==> flow/design.v <==
module ACTIVEPRO (
    input       RESET,
    input       SYS_CLOCK,                
    output reg  ACTIVE_DATA ,             
    output reg  ACTIVE_CLOCK,             
    input [511:0] ACTIVE_MESSAGE,         
    input [5:0] ACTIVE_CHANNEL,           
    input  ACTIVE_WR                      
    );
    reg [63:0][7:0] ACTIVE_MESSAGE_LATCHED; 
    reg [7:0] MESSAGE_LENGTH;
    reg [14:0] state;
    wire clockstate;
    wire [2:0] bitcount;
    wire [7:0] bytecount;
    assign clockstate = state[0];
    assign bitcount[2:0] = state[3:1];
    assign bytecount[7:0] = state[11:4];
    wire [7:0] FIRST_BYTE;
    assign FIRST_BYTE = 8'h7F;
    wire [7:0] SECOND_BYTE;
    assign SECOND_BYTE = (ACTIVE_CHANNEL & 8'h3F) | 8'h40;
    reg [7:0] clock_divider;
    reg [7:0] NEW_LENGTH;
    always @*
    begin
        NEW_LENGTH = 8'd66;
        for (int x = 63; x >= 1; x--)
            if (ACTIVE_MESSAGE[8*x +: 8] == 8'h0)
                NEW_LENGTH = x + 2;         
    end
    always @ (posedge SYS_CLOCK)
    begin
        if (RESET)
        begin
            state <= 0;
            ACTIVE_CLOCK <= 0;
            ACTIVE_DATA <= 0;
        end
        else
        begin
            if (state)
            begin
                state <= state + 1;
                if (clockstate == 1)    
                begin
                    ACTIVE_CLOCK <= 0;
                    if (bytecount == 0)
                        ACTIVE_DATA <= FIRST_BYTE[7-bitcount];
                    else if (bytecount == 1)
                        ACTIVE_DATA <= SECOND_BYTE[7-bitcount];
                    else
                        ACTIVE_DATA <= ACTIVE_MESSAGE_LATCHED[MESSAGE_LENGTH - bytecount - 1][7-bitcount];
                end
                else if (clockstate == 0)  ACTIVE_CLOCK <= 1;
                if (bytecount >= MESSAGE_LENGTH) state <= 0;
            end
            else         
            begin
                if (ACTIVE_WR) 
                begin
                    state <= 1;      
                    ACTIVE_MESSAGE_LATCHED <= ACTIVE_MESSAGE;
                    MESSAGE_LENGTH <= NEW_LENGTH;
                end
            end
        end
    end
endmodule 
Step by step through the tools: ACTIVEPRO
What the tools print for ACTIVEPRO, step after step. Line numbers count from 1 in the design file above. Operators: Yosys type, input widths -> output width; for muxes data width and select width s. Library cell names are shortened. A cell with - has no value.

Design top: ACTIVEPRO. Clock: SYS_CLOCK. Cell library: sky130hd. Timing corner: tt_025C_1v80.

Elaborated design
Counts by Yosys on the flattened word-level netlist (proc, flatten, opt, wreduce; memories kept). Register bits leave out memories and registers merged into their read ports (data or address). Print and check cells are left out. Cells with the same type and inputs are merged into one.

For register bits the number is 537. Input bits: 521. Under output and inout port bits stands 2. For word-level cells the number is 163.

The figure for $add $sub $neg is 5. For $lt $le $gt $ge the number is 1. Eq/ne operators: 1. Shift operators: 3. For multiplexer cells the number is 68. The figure for bitwise operators is 2. The figure for reductions and logical operators is 73.

Operator list (count): $shiftx 512x14->1 (1); $logic_not 8->1 (64); $mux 6 (32); $mux 5 (16); $reduce_or 62->1 (1); $reduce_or 61->1 (1); $mux 15 (3); $mux 4 (8); $reduce_or 29->1 (1); $add 15x1->15 const B (1); $reduce_bool 15->1 (1); $add 13x4->14 (1); $reduce_or 13->1 (1); $mux 3 (4); $sub 9x2->10 const B (1); $sub 8x8->9 (1); $eq 8x1->1 const B (1); $shiftx 8x4->1 (1); $shiftx 8x4->1 const A (1); $ge 8x8->1 (1); $reduce_or 5->1 (1); $sub 3x3->4 const A (1); $mux 2 (2); $reduce_and 3->1 (1); $mux 1 (3); $not 1->1 (2); $reduce_and 2->1 (1); $reduce_bool 2->1 (1).

Longest topological paths
Longest topological path by Yosys (ltp), each cell counted once; first at word level (registers and memories cut), then after technology mapping (sequential cells cut; the memories' decode and read muxes count).

Under depth in word-level cells stands 63. ABC_AREA: 0. For mapped depth the number is 16. Depth with buffers taken out: 15.

Synthesis result
Yosys stat after the flow's synthesis: flattened, memories mapped to cells. It holds for the ABC_AREA given above (unset counts as 0); a run with the other value may have another netlist.

Cells by type: edfxtp_1 (count 519, area in all 1.56E+04 um2); mux4_2 (count 130, area in all 2.93E+03 um2); nor4_1 (count 113, area in all 706.928 um2); nand2_1 (count 99, area in all 371.606 um2); dfxtp_1 (count 17, area in all 340.326 um2); a22oi_1 (count 30, area in all 225.216 um2); a22o_1 (count 22, area in all 192.685 um2); nor2_1 (count 51, area in all 191.434 um2); or4_1 (count 23, area in all 172.666 um2); ha_1 (count 10, area in all 125.12 um2); nand3_1 (count 25, area in all 125.12 um2); a21oi_1 (count 24, area in all 120.115 um2); o21ai_0 (count 24, area in all 120.115 um2); a221oi_1 (count 13, area in all 113.859 um2); xnor2_1 (count 12, area in all 105.101 um2); nor3_1 (count 18, area in all 90.086 um2); buf_2 (count 15, area in all 75.072 um2); buf_4 (count 10, area in all 75.072 um2).

Other cell types: 43; their cells: 146.

For cells in the netlist the number is 1301. Synthesis area: 22644.2 um2. The entry for mapped flip-flops reads 536. Buffers: 49.

Worst setup path after synthesis
Path of least setup slack by OpenSTA after synthesis, without wires, with an ideal clock, recovery checks aside; 20% of the period is set as input and as output delay. Where synthesis merged equal registers, the netlist keeps one of their names.

Kind: in2reg. Start point: in RESET. End point: reg ACTIVE_MESSAGE_LATCHED. Period: 10.0 ns. Under time at the first pin stands 2.000 ns. The entry for arrival time reads 39.394 ns. Under setup slack stands -31.549 ns. For delay of the path the number is 39.549 ns. Driving pins on the path: 1. For synthesis period reached the number is 41.549 ns.

"delay of the path" is the arrival time less input delay plus setup time. "driving pins on the path": output pins that drive a net of the path, with the launching flip-flop's if there is one; two outputs of one cell count as two. "synthesis period reached" is the clock period less the worst setup slack; recovery checks do not enter. This is arithmetic on one report: input and output delays are still those of the set period (20% each). Where an end lacks its bit number, it is one bit of the signal, or one of the new flip-flops if synthesis recoded a state register. Between the ends stands the longest chain of elaborated cells between them, by number of cells; it is not shown to be the way that was timed. Of several equally long chains one is given. A line is the first line of the expression or statement that the cell stems from. Yosys adds cells for indexed reads and writes and turns some case tables into memories.

Cells stage by stage: nor3b_1. The entry for cells in the longest elaborated chain reads 2. The entry for elaborated cells on any way between the ends reads 2. The entry for RTL lines with such cells reads 0.

Ends and longest elaborated chain, post-synthesis: start, declared (line 2) `input       RESET,`; $not 1->1; $reduce_and 3->1; end, assigned (line 63) `ACTIVE_MESSAGE_LATCHED <= ACTIVE_MESSAGE;`; end, declared (line 10) `reg [63:0][7:0] ACTIVE_MESSAGE_LATCHED;`.

Worst path after layout
From the final timing report of stored run 2: the path of least setup slack in the routed layout; clock arrival at registers is part of the times.

Kind: reg2reg. Start point: reg MESSAGE_LENGTH[0]. End point: reg ACTIVE_DATA. Period: 4.59 ns. Under time at the first pin stands 0.60 ns. The entry for arrival time reads 4.34 ns. Under setup slack stands 0.77 ns. Driving pins on the path: 17.

Between the ends stands the longest chain of elaborated cells between them, by number of cells; it is not shown to be the way that was timed. Of several equally long chains one is given. A register here has more assigning lines than the two given.

Cells stage by stage: edfxtp_1 > inv_1 > ha_1 > inv_1 > fa_1 > inv_1 > ha_4 > nor2b_4 > buf_4 > a22o_1 > a221oi_4 > nor3_1 > a31oi_1 > o311a_1 > mux2i_2 > o2111ai_2 > a41oi_1. The entry for cells in the longest elaborated chain reads 6. The entry for elaborated cells on any way between the ends reads 6. The entry for RTL lines with such cells reads 3.

Ends and longest elaborated chain, after layout: start, declared (line 11) `reg [7:0] MESSAGE_LENGTH;`; start, assigned (line 64) `MESSAGE_LENGTH <= NEW_LENGTH;`; $sub 8x8->9 (line 53) `ACTIVE_DATA <= ACTIVE_MESSAGE_LATCHED[MESSAGE_LENGTH - bytecount - 1][7-bitcount];`; $sub 9x2->10 (line 53); $add 13x4->14 (line 53); $shiftx 512x14->1 (line 53); $mux 1 (line 50) `else if (bytecount == 1)`; $mux 1 (line 48) `if (bytecount == 0)`; end, assigned (line 49) `ACTIVE_DATA <= FIRST_BYTE[7-bitcount];`; end, assigned (line 51) `ACTIVE_DATA <= SECOND_BYTE[7-bitcount];`; end, declared (line 4) `output reg  ACTIVE_DATA ,`.

# Flow runs of ACTIVEPRO

Below are 2 stored runs of the flow (Yosys, OpenROAD; platform sky130hd) on ACTIVEPRO, each with its settings and what was measured, unordered. Constraints: input delay and output delay 20% of the set period each, output load 0.01 pF. By "achieved period" is meant the clock period of the run minus its worst setup slack. This is arithmetic on one report: input and output delays are still those of the set period (20% each). By "worst setup path time" is meant the share of the clock period that the worst setup path is allowed (20% is reserved at inputs, 20% at outputs), minus its slack. Clock arrival times at its registers enter into it. By "total design power" is meant OpenSTA's value without simulated activity: inputs other than the clock are taken to toggle once in ten clock periods, and the tool carries that through the logic.

Files of stored run 1:
==> flow/run.sh <==
#!/bin/bash
# the make line also repeats the synthesis and layout settings of config.mk as NAME=value (left out here)
make -C /OpenROAD-flow-scripts/flow DESIGN_CONFIG=/design/flow/config.mk WORK_HOME=/design/flow/orfs CLKGATE_MAP_FILE= finish
==> flow/config.mk <==
export PLATFORM = sky130hd
export DESIGN_NAME = ACTIVEPRO
export DESIGN_NICKNAME = ACTIVEPRO
export VERILOG_FILES = /design/flow/design.v
export SDC_FILE = /design/flow/constraint.sdc
export NUM_CORES = 4
export LEC_CHECK = 0
export ABC_AREA = 1
export CAP_MARGIN = 15
export CELL_PAD_IN_SITES_DETAIL_PLACEMENT = 0
export CELL_PAD_IN_SITES_GLOBAL_PLACEMENT = 2
export CORE_ASPECT_RATIO = 0.92
export CORE_MARGIN = 2
export CORE_UTILIZATION = 59
export CTS_CLUSTER_DIAMETER = 80
export CTS_CLUSTER_SIZE = 80
export GPL_TIMING_DRIVEN = 0
export HOLD_SLACK_MARGIN = -0.01
export MIN_ROUTING_LAYER = met2
export PLACE_DENSITY_LB_ADDON = 0.04
export SLEW_MARGIN = 35
export TNS_END_PERCENT = 65
==> flow/constraint.sdc <==
create_clock -name core_clock -period 2.73 [get_ports {SYS_CLOCK}]
set_input_delay 0.5460 -clock core_clock [delete_from_list [all_inputs] [get_ports {SYS_CLOCK}]]
set_output_delay 0.5460 -clock core_clock [all_outputs]
set_load 0.01 [all_outputs]

Outcome of stored run 1: not finished: placement ended with error FLW-0024.

Files of stored run 2:
==> flow/run.sh <==
#!/bin/bash
# the make line also repeats the synthesis and layout settings of config.mk as NAME=value (left out here)
make -C /OpenROAD-flow-scripts/flow DESIGN_CONFIG=/design/flow/config.mk WORK_HOME=/design/flow/orfs CLKGATE_MAP_FILE= finish
==> flow/config.mk <==
export PLATFORM = sky130hd
export DESIGN_NAME = ACTIVEPRO
export DESIGN_NICKNAME = ACTIVEPRO
export VERILOG_FILES = /design/flow/design.v
export SDC_FILE = /design/flow/constraint.sdc
export NUM_CORES = 4
export LEC_CHECK = 0
export ABC_AREA = 0
export CAP_MARGIN = 20
export CELL_PAD_IN_SITES_GLOBAL_PLACEMENT = 0
export CORE_ASPECT_RATIO = 0.53
export CORE_MARGIN = 2
export CORE_UTILIZATION = 44
export GPL_TIMING_DRIVEN = 0
export MAX_ROUTING_LAYER = met5
export MIN_ROUTING_LAYER = met2
export PLACE_DENSITY_LB_ADDON = 0.21
export SETUP_SLACK_MARGIN = 0.69
export SLEW_MARGIN = 30
export TNS_END_PERCENT = 55
==> flow/constraint.sdc <==
create_clock -name core_clock -period 4.59 [get_ports {SYS_CLOCK}]
set_input_delay 0.9180 -clock core_clock [delete_from_list [all_inputs] [get_ports {SYS_CLOCK}]]
set_output_delay 0.9180 -clock core_clock [all_outputs]
set_load 0.01 [all_outputs]

Results of stored run 2. The achieved period is 3.823 ns. For the setup slack of the worst path the run shows 0.767 ns. The area of the standard cells in the finished layout comes to 31900.6 um2. The total design power is 11.657 mW. The worst hold slack after layout stands at 0.501 ns. The netlist area reported by Yosys reads 22644.2 um2. The post-route setup TNS comes to 0.000 ns. The die area comes to 53387.0 um2. The worst setup path time comes to 3.82 ns. Worst setup path kind: reg2reg. The utilization after routing stands at 62.9 %.
